==> flow/design.v <==
module sdram_controller (
        input   clk,
        input   rst,
        output  sdram_cle,
        output  sdram_cs,
        output  sdram_cas,
        output  sdram_ras,
        output  sdram_we,
        output  sdram_dqm,
        output  [1:0]  sdram_ba,
        output  [12:0] sdram_a,
        input   [31:0] sdram_dqi,
        output  [31:0] sdram_dqo,
        input   [22:0] user_addr,    
        input   rw,                  
        input   [31:0] data_in,      
        output  [31:0] data_out,     
        output  busy,                
        input   in_valid,            
        output  out_valid            
    );
    localparam tCASL            = 13'd2;        
    localparam tPRE             = 13'd2;        
    localparam tACT             = 13'd2;        
    localparam tREF             = 13'd6;        
    localparam tRef_Counter     = 10'd750;     
    wire [22:0] addr;
    wire [12:0] Mapped_RA;
    wire [1:0]  Mapped_BA;
    wire [7:0]  Mapped_CA;
    reg        req_rw_q;
    reg [22:0] req_addr_q;
    reg [31:0] req_data_q;
    reg        start_q;
    wire        eff_rw   = start_q ? req_rw_q   : rw;
    wire [22:0] eff_addr = start_q ? req_addr_q : user_addr;
    wire [31:0] eff_data = start_q ? req_data_q : data_in;
    assign Mapped_RA = {eff_addr[22:10]};
    assign Mapped_BA = {eff_addr[9:8]};
    assign Mapped_CA = {eff_addr[7:0]};
    assign addr = {Mapped_RA, Mapped_BA, Mapped_CA};
    wire[22:0]next_input_addr;
    wire[22:0]next_addr;
    wire [12:0] next_Mapped_RA;
    wire [1:0]  next_Mapped_BA;
    wire [7:0]  next_Mapped_CA;
    assign next_input_addr = eff_addr + 8;  
    assign next_Mapped_RA = {next_input_addr[22:10]};
    assign next_Mapped_BA = {next_input_addr[9:8]};
    assign next_Mapped_CA = {next_input_addr[7:0]};
    assign next_addr = {next_Mapped_RA,next_Mapped_BA,next_Mapped_CA}; 
    reg [31:0] cache_d[0:1], cache_q[0:1];
    reg [22:0] cache_addr_d[0:1], cache_addr_q[0:1];
    reg [1:0]  cache_cnt_d[0:1], cache_cnt_q[0:1]; 
    reg [1:0]  cache_vld_d, cache_vld_q;
    localparam CMD_UNSELECTED    = 4'b1000;
    localparam CMD_NOP           = 4'b0111;
    localparam CMD_ACTIVE        = 4'b0011;
    localparam CMD_READ          = 4'b0101;
    localparam CMD_WRITE         = 4'b0100;
    localparam CMD_TERMINATE     = 4'b0110;
    localparam CMD_PRECHARGE     = 4'b0010;
    localparam CMD_REFRESH       = 4'b0001;
    localparam CMD_LOAD_MODE_REG = 4'b0000;
    localparam STATE_SIZE = 4;
    localparam INIT = 4'd0,
               WAIT = 4'd1,
               PRECHARGE_INIT = 4'd2,
               REFRESH_INIT_1 = 4'd3,
               REFRESH_INIT_2 = 4'd4,
               LOAD_MODE_REG = 4'd5,
               IDLE = 4'd6,
               REFRESH = 4'd7,
               ACTIVATE = 4'd8,
               READ = 4'd9,
               READ_RES = 4'd10,
               WRITE = 4'd11,
               PRECHARGE = 4'd12;
    reg cle_d, cle_q;
    reg dqm_q, dqm_d;
    reg [3:0] cmd_d, cmd_q;
    reg [1:0] ba_d, ba_q;
    reg [12:0] a_d, a_q;
    reg [31:0] dq_d, dq_q;
    reg [31:0] dqi_d, dqi_q;
    reg dq_en_d, dq_en_q;
    assign sdram_cle = cle_q;
    assign sdram_cs = cmd_q[3];
    assign sdram_ras = cmd_q[2];
    assign sdram_cas = cmd_q[1];
    assign sdram_we = cmd_q[0];
    assign sdram_dqm = dqm_q;
    assign sdram_ba = ba_q;
    assign sdram_a = a_q;
    assign sdram_dqo = dq_en_q ? dq_q : 32'h00000000;
    reg [STATE_SIZE-1:0] state_d, state_q;
    reg [STATE_SIZE-1:0] next_state_d, next_state_q;
    reg [22:0] addr_d, addr_q;
    reg [31:0] data_d, data_q;
    reg out_valid_d, out_valid_q;
    reg [15:0] delay_ctr_d, delay_ctr_q;
    reg [9:0] refresh_ctr_d, refresh_ctr_q;
    reg refresh_flag_d, refresh_flag_q;
    reg ready_d, ready_q;
    reg start_d;
    reg rw_op_d, rw_op_q;
    reg [3:0] row_open_d, row_open_q;
    reg [12:0] row_addr_d[3:0], row_addr_q[3:0];
    reg [2:0] precharge_bank_d, precharge_bank_q;
    integer i;
    assign data_out = data_q;
    assign busy = !ready_q;
    assign out_valid = out_valid_q;
    always @* begin
        dq_d = dq_q;
        dqi_d = sdram_dqi;
        dq_en_d = 1'b0;  
        cle_d = cle_q;
        cmd_d = CMD_NOP;  
        dqm_d = 1'b0;
        ba_d = 2'd0;
        a_d = 13'd0;
        state_d = state_q;
        next_state_d = next_state_q;
        delay_ctr_d = delay_ctr_q;
        addr_d = addr_q;
        data_d = data_q;
        out_valid_d = 1'b0;
        precharge_bank_d = precharge_bank_q;
        rw_op_d = rw_op_q;
        ready_d = ready_q;
        start_d = start_q;
        row_open_d = row_open_q;
        for (i = 0; i < 4; i = i + 1)
            row_addr_d[i] = row_addr_q[i];
        refresh_flag_d = refresh_flag_q;
        refresh_ctr_d = refresh_ctr_q + 1'b1;
        if (refresh_ctr_q > tRef_Counter) begin
            refresh_ctr_d = 10'd0;
            refresh_flag_d = 1'b1;
        end
        cache_d[0] = cache_q[0];
        cache_d[1] = cache_q[1];
        cache_addr_d[0] = cache_addr_q[0];
        cache_addr_d[1] = cache_addr_q[1];
        cache_cnt_d[0] = cache_cnt_q[0];
        cache_cnt_d[1] = cache_cnt_q[1];
        cache_vld_d = cache_vld_q;
        case(cache_cnt_q[0])
            0:begin
                cache_d[0] = sdram_dqi;
                cache_cnt_d[0] = 2'b11;
            end
            1:cache_cnt_d[0] = 2'b00;
            2:cache_cnt_d[0] = 2'b01;
        endcase
        case(cache_cnt_q[1])
            0:begin
                cache_d[1] = sdram_dqi;
                cache_cnt_d[1] = 2'b11;
            end
            1:cache_cnt_d[1] = 2'b00;
            2:cache_cnt_d[1] = 2'b01;
        endcase
        case (state_q)
            INIT: begin
                row_open_d = 4'b0;
                out_valid_d = 1'b0;
                a_d = {3'b000, 1'b0, 2'b00, 3'b010, 1'b0, 3'b010};  
                ba_d = 2'b0;
                cle_d = 1'b1;
                state_d = WAIT;
                delay_ctr_d = 16'd0;
                next_state_d = IDLE;
                refresh_flag_d = 1'b0;
                refresh_ctr_d = 10'b1;
                ready_d = 1'b0;
                dq_en_d = 1'b0;
            end
            WAIT: begin
                delay_ctr_d = delay_ctr_q - 1'b1;
                if (delay_ctr_q == 13'd0) begin
                    state_d = next_state_q;
                end
            end
            IDLE: begin
            	start_d = start_q;
                if (ready_q && in_valid) begin
                        start_d = 1'd1;
                end
                if (refresh_flag_q) begin  
                    ready_d = 1'b0;
                    state_d = PRECHARGE;
                    next_state_d = REFRESH;
                    precharge_bank_d = 3'b100;  
                    refresh_flag_d = 1'b0;  
                end 
                else if ((ready_q && in_valid) || start_q) begin  
                    start_d = 1'd0;
                    ready_d = 1'b0;  
                    rw_op_d = eff_rw;  
                    addr_d = addr;
                    if (eff_rw)  
                        data_d = eff_data;
                    if (row_open_q[addr[9:8]]) begin
                        if (row_addr_q[addr[9:8]] == addr[22:10]) begin  
                            if (eff_rw)
                                state_d = WRITE;
                            else begin
                                if (cache_vld_q[addr[2]] && cache_cnt_q[addr[2]] == 2'b11 && cache_addr_q[addr[2]] == addr[22:0]) begin  
                                    out_valid_d = 1'b1;
                                    data_d = cache_q[addr[2]];
                                    if(row_open_q[next_addr[9:8]] && row_addr_q[next_addr[9:8]] == next_addr[22:10]) begin
                                        cmd_d = CMD_READ;
                                        a_d = {2'b0, 1'b0, next_addr[7:0], 2'b0};
                                        ba_d = next_addr[9:8];
                                        cache_addr_d[next_addr[2]] = next_addr;
                                        cache_cnt_d[next_addr[2]] = 2;
                    cache_vld_d[next_addr[2]] = 1'b1;
                                    end
                                end
                                else begin                  
                                    state_d = READ;
                                end
                            end
                        end 
                        else begin  
                            state_d = PRECHARGE;  
                            precharge_bank_d = {1'b0, addr[9:8]};
                            next_state_d = ACTIVATE;  
                        end
                    end 
                    else begin  
                        state_d = ACTIVATE;  
                    end
                end
                else if (!ready_q) begin
                    ready_d = 1;
                end
            end
            REFRESH: begin
                cmd_d = CMD_REFRESH;
                state_d = WAIT;
                delay_ctr_d = tREF;
                next_state_d = IDLE;
            end
            ACTIVATE: begin
                cmd_d = CMD_ACTIVE;
                a_d = addr_q[22:10];
                ba_d = addr_q[9:8];
                delay_ctr_d = tACT;
                state_d = WAIT;
                if (rw_op_q)
                    next_state_d = WRITE;
                else
                    next_state_d = READ;
                row_open_d[addr_q[9:8]] = 1'b1;  
                row_addr_d[addr_q[9:8]] = addr_q[22:10];
            end
            READ: begin
                cmd_d = CMD_READ;
                a_d = {2'b0, 1'b0, addr_q[7:0], 2'b0};
                ba_d = addr_q[9:8];
                state_d = WAIT;
                delay_ctr_d = tCASL; 
                next_state_d = READ_RES;
            end
            READ_RES: begin
                data_d = dqi_q;  
                out_valid_d = 1'b1;
                state_d = IDLE;
                if (row_open_q[next_addr[9:8]] && row_addr_q[next_addr[9:8]] == next_addr[22:10]) begin
                    cmd_d = CMD_READ;
                    a_d = {2'b0, 1'b0, next_addr[7:0], 2'b0};  
                    ba_d = next_addr[9:8];
                    cache_addr_d[next_addr[2]] = next_addr;
                    cache_cnt_d[next_addr[2]] = 2;
                    cache_vld_d[next_addr[2]] = 1'b1;
            	end
            end
            WRITE: begin
                cmd_d = CMD_WRITE;
                dq_d = data_q;
                dq_en_d = 1'b1;  
                a_d = {2'b0, 1'b0, addr_q[7:0], 2'b00};
                ba_d = addr_q[9:8];
                for (i = 0; i < 2; i = i + 1) begin
                    if (cache_addr_q[i] == addr_q) begin
                        cache_d[i] = data_q;
                        cache_cnt_d[i] = 2'b11;
                    end
                end
                state_d = IDLE;
            end
            PRECHARGE: begin
                cmd_d = CMD_PRECHARGE;
                a_d[10] = precharge_bank_q[2];  
                ba_d = precharge_bank_q[1:0];
                state_d = WAIT;
                delay_ctr_d = tPRE;
                if (precharge_bank_q[2]) begin
                    row_open_d = 4'b0000;  
                end else begin
                    row_open_d[precharge_bank_q[1:0]] = 1'b0;  
                end
            end
            default: state_d = INIT;
        endcase
    end
    always @(posedge clk) begin
        if(rst) begin
            cle_q <= 1'b0;
            dq_en_q <= 1'b0;
            state_q <= INIT;
            ready_q <= 1'b0;
            start_q <= 1'b0;
            cache_q[0] <= 0;
            cache_addr_q[0] <= 0;
            cache_cnt_q[0] <= 2'b11;
            cache_q[1] <= 0;
            cache_addr_q[1] <= 0;
            cache_cnt_q[1] <= 2'b11;
            cache_vld_q <= 2'b00;
        end else begin
            cle_q <= cle_d;
            dq_en_q <= dq_en_d;
            state_q <= state_d;
            ready_q <= ready_d;
            start_q <= start_d;
            cache_q[0] <= cache_d[0];
            cache_addr_q[0] <= cache_addr_d[0];
            cache_cnt_q[0] <= cache_cnt_d[0];
            cache_q[1] <= cache_d[1];
            cache_addr_q[1] <= cache_addr_d[1];
            cache_cnt_q[1] <= cache_cnt_d[1];
            cache_vld_q <= cache_vld_d;
        end
        cmd_q <= cmd_d;
        dqm_q <= dqm_d;
        ba_q <= ba_d;
        a_q <= a_d;
        dq_q <= dq_d;
        dqi_q <= dqi_d;
        next_state_q <= next_state_d;
        refresh_flag_q <= refresh_flag_d;
        refresh_ctr_q <= refresh_ctr_d;
        data_q <= data_d;
        addr_q <= addr_d;
        out_valid_q <= out_valid_d;
        row_open_q <= row_open_d;
        for (i = 0; i < 4; i = i + 1)
            row_addr_q[i] <= row_addr_d[i];
        precharge_bank_q <= precharge_bank_d;
        rw_op_q <= rw_op_d;
        if (state_q == IDLE && ready_q && in_valid) begin
            req_rw_q <= rw;
            req_addr_q <= user_addr;
            req_data_q <= data_in;
        end
        delay_ctr_q <= delay_ctr_d;
    end
endmodule
Subject: tool reports on sdram_controller

Hi,

From RTL to reports: sdram_controller
Each step is given for the RTL above and for the edited RTL.
"original" refers to lines of the RTL above, "edited" to lines of the edited file.
"difference" is "edited" less "original", of the values as shown.
Operators carry their Yosys type and port widths (W data, S select, Z words).
Library cell names are shortened.
The mark - stands for no value.
- top module: sdram_controller
- clock input: clk
- cell library: sky130hd
- library corner: tt_025C_1v80

The edit
The edit as a unified diff against the file above.
A script made this edit; it was not meant as an optimisation.
begin of diff
@@ -63,5 +63,5 @@
     localparam CMD_REFRESH       = 4'b0001;
     localparam CMD_LOAD_MODE_REG = 4'b0000;
-    localparam STATE_SIZE = 4;
+    localparam STATE_SIZE = 8;
     localparam INIT = 4'd0,
                WAIT = 4'd1,
end of diff

Word-level counts
Counts by Yosys on the flattened word-level netlist (proc, flatten, opt, wreduce). Print and check cells are left out.
- word-level totals (what ; original ; edited ; difference):
    register bits ; 409 ; 417 ; +8
    input port bits ; 91 ; 91 ; 0
    output and inout bits ; 87 ; 87 ; 0
    cells after elaboration ; 318 ; 319 ; +1
- cells by class (what ; original ; edited ; difference):
    add/sub/neg operators ; 6 ; 6 ; 0
    order comparisons ; 1 ; 1 ; 0
    equal/unequal tests ; 41 ; 42 ; +1
    shift-type cells ; 7 ; 7 ; 0
    mux-type cells ; 171 ; 171 ; 0
    bitwise operators ; 16 ; 16 ; 0
    reduce/logical cells ; 41 ; 41 ; 0
- operator list (cell ; original ; edited ; difference):
    $mux W4 ; 12 ; 1 ; -11
    $mux W8 ; 0 ; 11 ; +11
    $eq A4 B4 Y1 const B ; 5 ; 0 ; -5
    $eq A8 B4 Y1 const B ; 0 ; 5 ; +5
    $eq A8 B3 Y1 const B ; 0 ; 3 ; +3
    $eq A4 B3 Y1 const B ; 2 ; 0 ; -2
    $pmux W4 S4 ; 2 ; 0 ; -2
    $pmux W8 S4 ; 0 ; 2 ; +2
    $ne A2 B2 Y1 const B ; 8 ; 9 ; +1
    $eq A4 B1 Y1 const B ; 1 ; 0 ; -1
    $logic_not A4 Y1 ; 1 ; 0 ; -1
    $ne A2 B1 Y1 const B ; 1 ; 0 ; -1
    $eq A8 B1 Y1 const B ; 0 ; 1 ; +1
    $logic_not A8 Y1 ; 0 ; 1 ; +1
    $mux W2 ; 49 ; 49 ; 0
    $mux W23 ; 23 ; 23 ; 0
    $mux W1 ; 16 ; 16 ; 0
    $mux W13 ; 16 ; 16 ; 0
    $mux W32 ; 15 ; 15 ; 0
    $eq A2 B2 Y1 const B ; 9 ; 9 ; 0
    $mux W10 ; 8 ; 8 ; 0
    $logic_and A1 B1 Y1 ; 7 ; 7 ; 0
    $not A1 Y1 ; 7 ; 7 ; 0
    $reduce_or A3 Y1 ; 6 ; 6 ; 0
    $eq A2 B1 Y1 const B ; 5 ; 5 ; 0
    $logic_not A2 Y1 ; 5 ; 5 ; 0
    $pmux W2 S3 ; 5 ; 5 ; 0
    $pmux W23 S2 ; 5 ; 5 ; 0
Not every row of either side is listed.

Logic depth
Longest topological path by Yosys (ltp), each cell counted once; first at word level (registers and memories cut), then after technology mapping (sequential cells cut; the memories' decode and read muxes count).
- logic depth (what ; original ; edited ; difference):
    depth in word-level cells ; 33 ; 33 ; 0
    ABC_AREA ; 0 ; 0 ; -
    depth in mapped cells ; 20 ; 19 ; -1
    gate-level depth less buffers ; 12 ; 13 ; +1

After synthesis
Yosys stat after the flow's synthesis: flattened, memories mapped to cells. It holds for the ABC_AREA given above (unset counts as 0); a run with the other value may have another netlist.
- mapped netlist (what ; original ; edited ; difference):
    standard cells after synthesis ; 1778 ; 1744 ; -34
    cell area after synthesis (sq um) ; 19473.7 ; 19587.5 ; +113.8
    area of sequential cells (sq um) ; 10400.0 ; 10400.0 ; 0.0
    mapped flip-flops ; 408 ; 408 ; 0
    buffer cells ; 97 ; 101 ; +4
- cells by type (type ; original ; edited ; difference):
    nand2_1 ; 131 ; 75 ; -56
    a21oi_1 ; 148 ; 95 ; -53
    mux2_2 ; 68 ; 100 ; +32
    nor2_1 ; 207 ; 236 ; +29
    o21ai_0 ; 60 ; 89 ; +29
    mux2i_1 ; 208 ; 188 ; -20
    buf_6 ; 3 ; 11 ; +8
    a22oi_1 ; 10 ; 17 ; +7
    nor2b_1 ; 10 ; 3 ; -7
    nand4_1 ; 18 ; 24 ; +6
    nand2b_1 ; 12 ; 18 ; +6
    o211ai_1 ; 5 ; 0 ; -5
    mux4_1 ; 0 ; 5 ; +5
    and3_1 ; 14 ; 10 ; -4
    buf_2 ; 11 ; 7 ; -4
    a31oi_1 ; 5 ; 9 ; +4
    o21a_1 ; 5 ; 1 ; -4
    xnor2_1 ; 96 ; 99 ; +3
Not every row of either side is listed.

Timing after synthesis
OpenSTA on the mapped netlist: ideal clock, no wires. The path of least setup slack (recovery checks aside). Input and output delay are each 20% of the period. Register names are those of the netlist, which keeps one name where synthesis merged equal registers.
- path after synthesis (what ; original ; edited ; difference):
    path type ; reg2reg ; reg2reg ; -
    start point ; register start_q ; register start_q ; -
    end point ; register cache_addr_q[1][21] ; register cache_addr_q[1][10] ; -
    period (ns) ; 4.2 ; 4.2 ; 0.0
    setup time (ns) ; 0.072 ; 0.128 ; +0.056
    launch time at the first pin (ns) ; 0.000 ; 0.000 ; 0.000
    arrival (ns) ; 4.628 ; 4.007 ; -0.621
    data required time (ns) ; 4.128 ; 4.072 ; -0.056
    setup slack (ns) ; -0.500 ; 0.065 ; +0.565
    delay of the path (ns) ; 4.700 ; 4.135 ; -0.565
    driving pins on the path ; 20 ; 15 ; -5
    path buffers ; 7 ; 8 ; +1
    synthesis period reached (ns) ; 4.7 ; 4.135 ; -0.565
"delay of the path" is the arrival time less input delay plus setup time.
"driving pins on the path" counts driving pins, that of a launching flip-flop among them; a cell with two outputs on the path counts twice.
"synthesis period reached" is the clock period less the worst setup slack; recovery checks do not enter. This is arithmetic on one report: input and output delays are still those of the set period (20% each).
The rows between start and end are the longest chain of elaborated cells between them; the timing report does not say that the signal goes this way. Where chains are equally long, one stands for them.
Each line given opens the expression or statement behind the cell; cells for indexed reads and writes are added by Yosys, which also makes memories of some case tables.
Between the ends, after synthesis, original:
- cells stage by stage: dfxtp_1 buf_6 buf_6 buf_2 buf_2 buf_2 mux2i_1 inv_1 ha_1 nand4_1 a211oi_2 xnor2_2 mux4_2 xor2_1 or4b_4 nor3_4 and4_1 buf_6 buf_12 mux2i_1
- noted elaborated cells on any way between the ends: 72
- classes of those cells: 1 x add/sub; 18 x eq/ne; 3 x shift; 40 x mux; 2 x logic; 8 x reduce/logical
- ends and longest elaborated chain, after synthesis, original (what ; RTL line ; RTL):
    start: declaration ; 34 ; reg        start_q;
    start: assignment ; 316 ; start_q <= 1'b0;
    start: assignment ; 329 ; start_q <= start_d;
    end: assignment ; 321 ; cache_addr_q[1] <= 0;
    end: assignment ; 334 ; cache_addr_q[1] <= cache_addr_d[1];
    end: declaration ; 53 ; reg [22:0] cache_addr_d[0:1], cache_addr_q[0:1];
original: No chain of elaborated cells between the ends is given.
Some nets on the timed path still bear RTL names; the line given drives or declares the net.
- named nets, after synthesis, original (net ; RTL line ; RTL):
    Mapped_CA[4] ; 36 ; wire [22:0] eff_addr = start_q ? req_addr_q : user_addr;
Between the ends, after synthesis, edited:
- cells stage by stage: dfxtp_1 buf_6 buf_6 buf_8 buf_6 buf_4 a21oi_1 nor3_1 and4_1 buf_2 o2111ai_1 buf_6 buf_8 mux2i_1 nor2_1
- length of the longest elaborated chain at 33
- noted elaborated cells on any way between the ends: 72
- classes of those cells: 1 x add/sub; 18 x eq/ne; 3 x shift; 40 x mux; 2 x logic; 8 x reduce/logical
- ends and longest elaborated chain, after synthesis, edited (what ; RTL line ; RTL):
    start: declaration ; 34 ; reg        start_q;
    start: assignment ; 316 ; start_q <= 1'b0;
    start: assignment ; 329 ; start_q <= start_d;
    $mux W23 ; 36 ; wire [22:0] eff_addr = start_q ? req_addr_q : user_addr;
    $eq A2 B2 Y1 ; 206 ; if (row_addr_q[addr[9:8]] == addr[22:10]) begin
    $pmux W13 S4 ; 206 ;
    $mux W13 ; 205 ; if (row_open_q[addr[9:8]]) begin
    $mux W13 ; 198 ; else if ((ready_q && in_valid) || start_q) begin
    $mux W13 ; 191 ; if (refresh_flag_q) begin
    $mux W13 ; 165 ; case (state_q)
    [... 19 more ...] ; - ;
    $mux W23 ; 210 ; if (cache_vld_q[addr[2]] && cache_cnt_q[addr[2]] == 2'b11 && cache_addr_q[addr[2]] == addr[22:0]) begin
    $mux W23 ; 207 ; if (eff_rw)
    $mux W23 ; 206 ;
    $mux W23 ; 205 ;
    $mux W23 ; 198 ;
    $mux W23 ; 191 ;
    $pmux W23 S2 ; 165 ;
    end: assignment ; 321 ; cache_addr_q[1] <= 0;
    end: assignment ; 334 ; cache_addr_q[1] <= cache_addr_d[1];
    end: declaration ; 53 ; reg [22:0] cache_addr_d[0:1], cache_addr_q[0:1];

Timing after layout
From the final timing report of the runs of pair A: the path of least setup slack in the routed layout; clock arrival at registers is part of the times.
- path post-layout (what ; original ; edited ; difference):
    path type ; in2reg ; reg2reg ; -
    start point ; input port user_addr[5] ; register start_q ; -
    end point ; register cache_addr_q[1][13] ; register cache_addr_q[0][15] ; -
    period (ns) ; 4.2 ; 4.2 ; 0.0
    input delay (ns) ; 0.84 ; - ; -
    setup time (ns) ; 0.07 ; 0.14 ; +0.07
    launch time at the first pin (ns) ; 0.84 ; 0.60 ; -0.24
    arrival (ns) ; 4.59 ; 4.50 ; -0.09
    data required time (ns) ; 4.70 ; 4.64 ; -0.06
    setup slack (ns) ; 0.11 ; 0.15 ; +0.04
    driving pins on the path ; 12 ; 15 ; +3
    path buffers ; 3 ; 4 ; +1
The rows between start and end are the longest chain of elaborated cells between them; the timing report does not say that the signal goes this way. Where chains are equally long, one stands for them.
Between the ends, post-layout, original:
- cells stage by stage: clkdlybuf4s50_1 nand4b_1 a222oi_1 buf_4 nand4_1 xnor2_1 xor2_2 or4b_4 nor3_4 and4_4 clkbuf_16 mux2i_1
- length of the longest elaborated chain at 21
- noted elaborated cells on any way between the ends: 36
- classes of those cells: 1 x add/sub; 9 x eq/ne; 1 x shift; 20 x mux; 5 x reduce/logical
- ends and longest elaborated chain, post-layout, original (what ; RTL line ; RTL):
    start: declaration ; 14 ; input   [22:0] user_addr,
    $mux W23 ; 36 ; wire [22:0] eff_addr = start_q ? req_addr_q : user_addr;
    $add A23 B4 Y23 ; 47 ; assign next_input_addr = eff_addr + 8;
    $eq A2 B2 Y1 ; 213 ; if(row_open_q[next_addr[9:8]] && row_addr_q[next_addr[9:8]] == next_addr[22:10]) begin
    $pmux W13 S4 ; 213 ;
    $mux W13 ; 210 ; if (cache_vld_q[addr[2]] && cache_cnt_q[addr[2]] == 2'b11 && cache_addr_q[addr[2]] == addr[22:0]) begin
    $mux W13 ; 207 ; if (eff_rw)
    $mux W13 ; 206 ; if (row_addr_q[addr[9:8]] == addr[22:10]) begin
    [... 7 more ...] ; - ;
    $mux W23 ; 210 ;
    $mux W23 ; 207 ;
    $mux W23 ; 206 ;
    $mux W23 ; 205 ; if (row_open_q[addr[9:8]]) begin
    $mux W23 ; 198 ; else if ((ready_q && in_valid) || start_q) begin
    $mux W23 ; 191 ; if (refresh_flag_q) begin
    $pmux W23 S2 ; 165 ; case (state_q)
    end: assignment ; 321 ; cache_addr_q[1] <= 0;
    end: assignment ; 334 ; cache_addr_q[1] <= cache_addr_d[1];
    end: declaration ; 53 ; reg [22:0] cache_addr_d[0:1], cache_addr_q[0:1];
Between the ends, post-layout, edited:
- cells stage by stage: dfxtp_4 buf_12 and3_1 o2111ai_4 xnor2_4 buf_4 mux4_1 xnor2_2 nand4_1 nor4_4 buf_4 o2111ai_4 buf_12 mux2i_1 nor2_1
- length of the longest elaborated chain at 33
- noted elaborated cells on any way between the ends: 72
- classes of those cells: 1 x add/sub; 18 x eq/ne; 3 x shift; 40 x mux; 2 x logic; 8 x reduce/logical
- ends and longest elaborated chain, post-layout, edited (what ; RTL line ; RTL):
    start: declaration ; 34 ; reg        start_q;
    start: assignment ; 316 ; start_q <= 1'b0;
    start: assignment ; 329 ; start_q <= start_d;
    $mux W23 ; 36 ; wire [22:0] eff_addr = start_q ? req_addr_q : user_addr;
    $eq A2 B2 Y1 ; 206 ; if (row_addr_q[addr[9:8]] == addr[22:10]) begin
    $pmux W13 S4 ; 206 ;
    $mux W13 ; 205 ; if (row_open_q[addr[9:8]]) begin
    $mux W13 ; 198 ; else if ((ready_q && in_valid) || start_q) begin
    $mux W13 ; 191 ; if (refresh_flag_q) begin
    $mux W13 ; 165 ; case (state_q)
    [... 19 more ...] ; - ;
    $mux W23 ; 210 ; if (cache_vld_q[addr[2]] && cache_cnt_q[addr[2]] == 2'b11 && cache_addr_q[addr[2]] == addr[22:0]) begin
    $mux W23 ; 207 ; if (eff_rw)
    $mux W23 ; 206 ;
    $mux W23 ; 205 ;
    $mux W23 ; 198 ;
    $mux W23 ; 191 ;
    $pmux W23 S2 ; 165 ;
    end: assignment ; 318 ; cache_addr_q[0] <= 0;
    end: assignment ; 331 ; cache_addr_q[0] <= cache_addr_d[0];
    end: declaration ; 53 ; reg [22:0] cache_addr_d[0:1], cache_addr_q[0:1];

Measured runs
Both versions went through the flow (Yosys, OpenROAD) with the same settings in each pair. Constraints: input delay and output delay 20% of the set period each, output load 0.01 pF.
Flow settings, pair A:
- period_ns: 4.2
- CAP_MARGIN at 20
- CORE_MARGIN at 2
- noted CORE_UTILIZATION: 40
- SLEW_MARGIN: 20
- measured results, pair A (what ; original ; edited ; difference):
    netlist area reported by Yosys (sq um) ; 19473.7 ; 19587.5 ; +113.8
    die size (sq um) ; 50465.4 ; 50755.6 ; +290.2
    post-route utilization (%) ; 50.9 ; 49.8 ; -1.1
    worst slack on setup checks (ns) ; 0.111 ; 0.149 ; +0.038
    final setup TNS (ns) ; 0.000 ; 0.000 ; 0.000
    smallest hold slack (ns) ; 0.476 ; 0.454 ; -0.022
    power consumption (W) ; 0.010039 ; 0.009802 ; -0.000237
Flow settings, pair B:
- noted ABC_AREA: 1
- noted CORE_UTILIZATION: 18
- noted CTS_CLUSTER_SIZE: 14
- GPL_TIMING_DRIVEN: 1
- MAX_ROUTING_LAYER: met5
- noted PLACE_DENSITY_LB_ADDON: 0.27
- SLEW_MARGIN: 25
- period_ns: 2.99
- CAP_MARGIN at 20
- CORE_MARGIN at 2
- measured results, pair B (what ; original ; edited ; difference):
    netlist area reported by Yosys (sq um) ; 20279.4 ; 20719.9 ; +440.5
    die size (sq um) ; 115366.0 ; 117841.0 ; +2475.0
    post-route utilization (%) ; 25.1 ; 25.7 ; +0.6
    worst slack on setup checks (ns) ; -0.349 ; -0.323 ; +0.026
    final setup TNS (ns) ; -21.096 ; -18.798 ; +2.298
    smallest hold slack (ns) ; 0.468 ; 0.468 ; 0.000
    power consumption (W) ; 0.014589 ; 0.01515 ; +0.000561
"power consumption": no workload was simulated; the value follows from the tool's default switching activity.

Regards
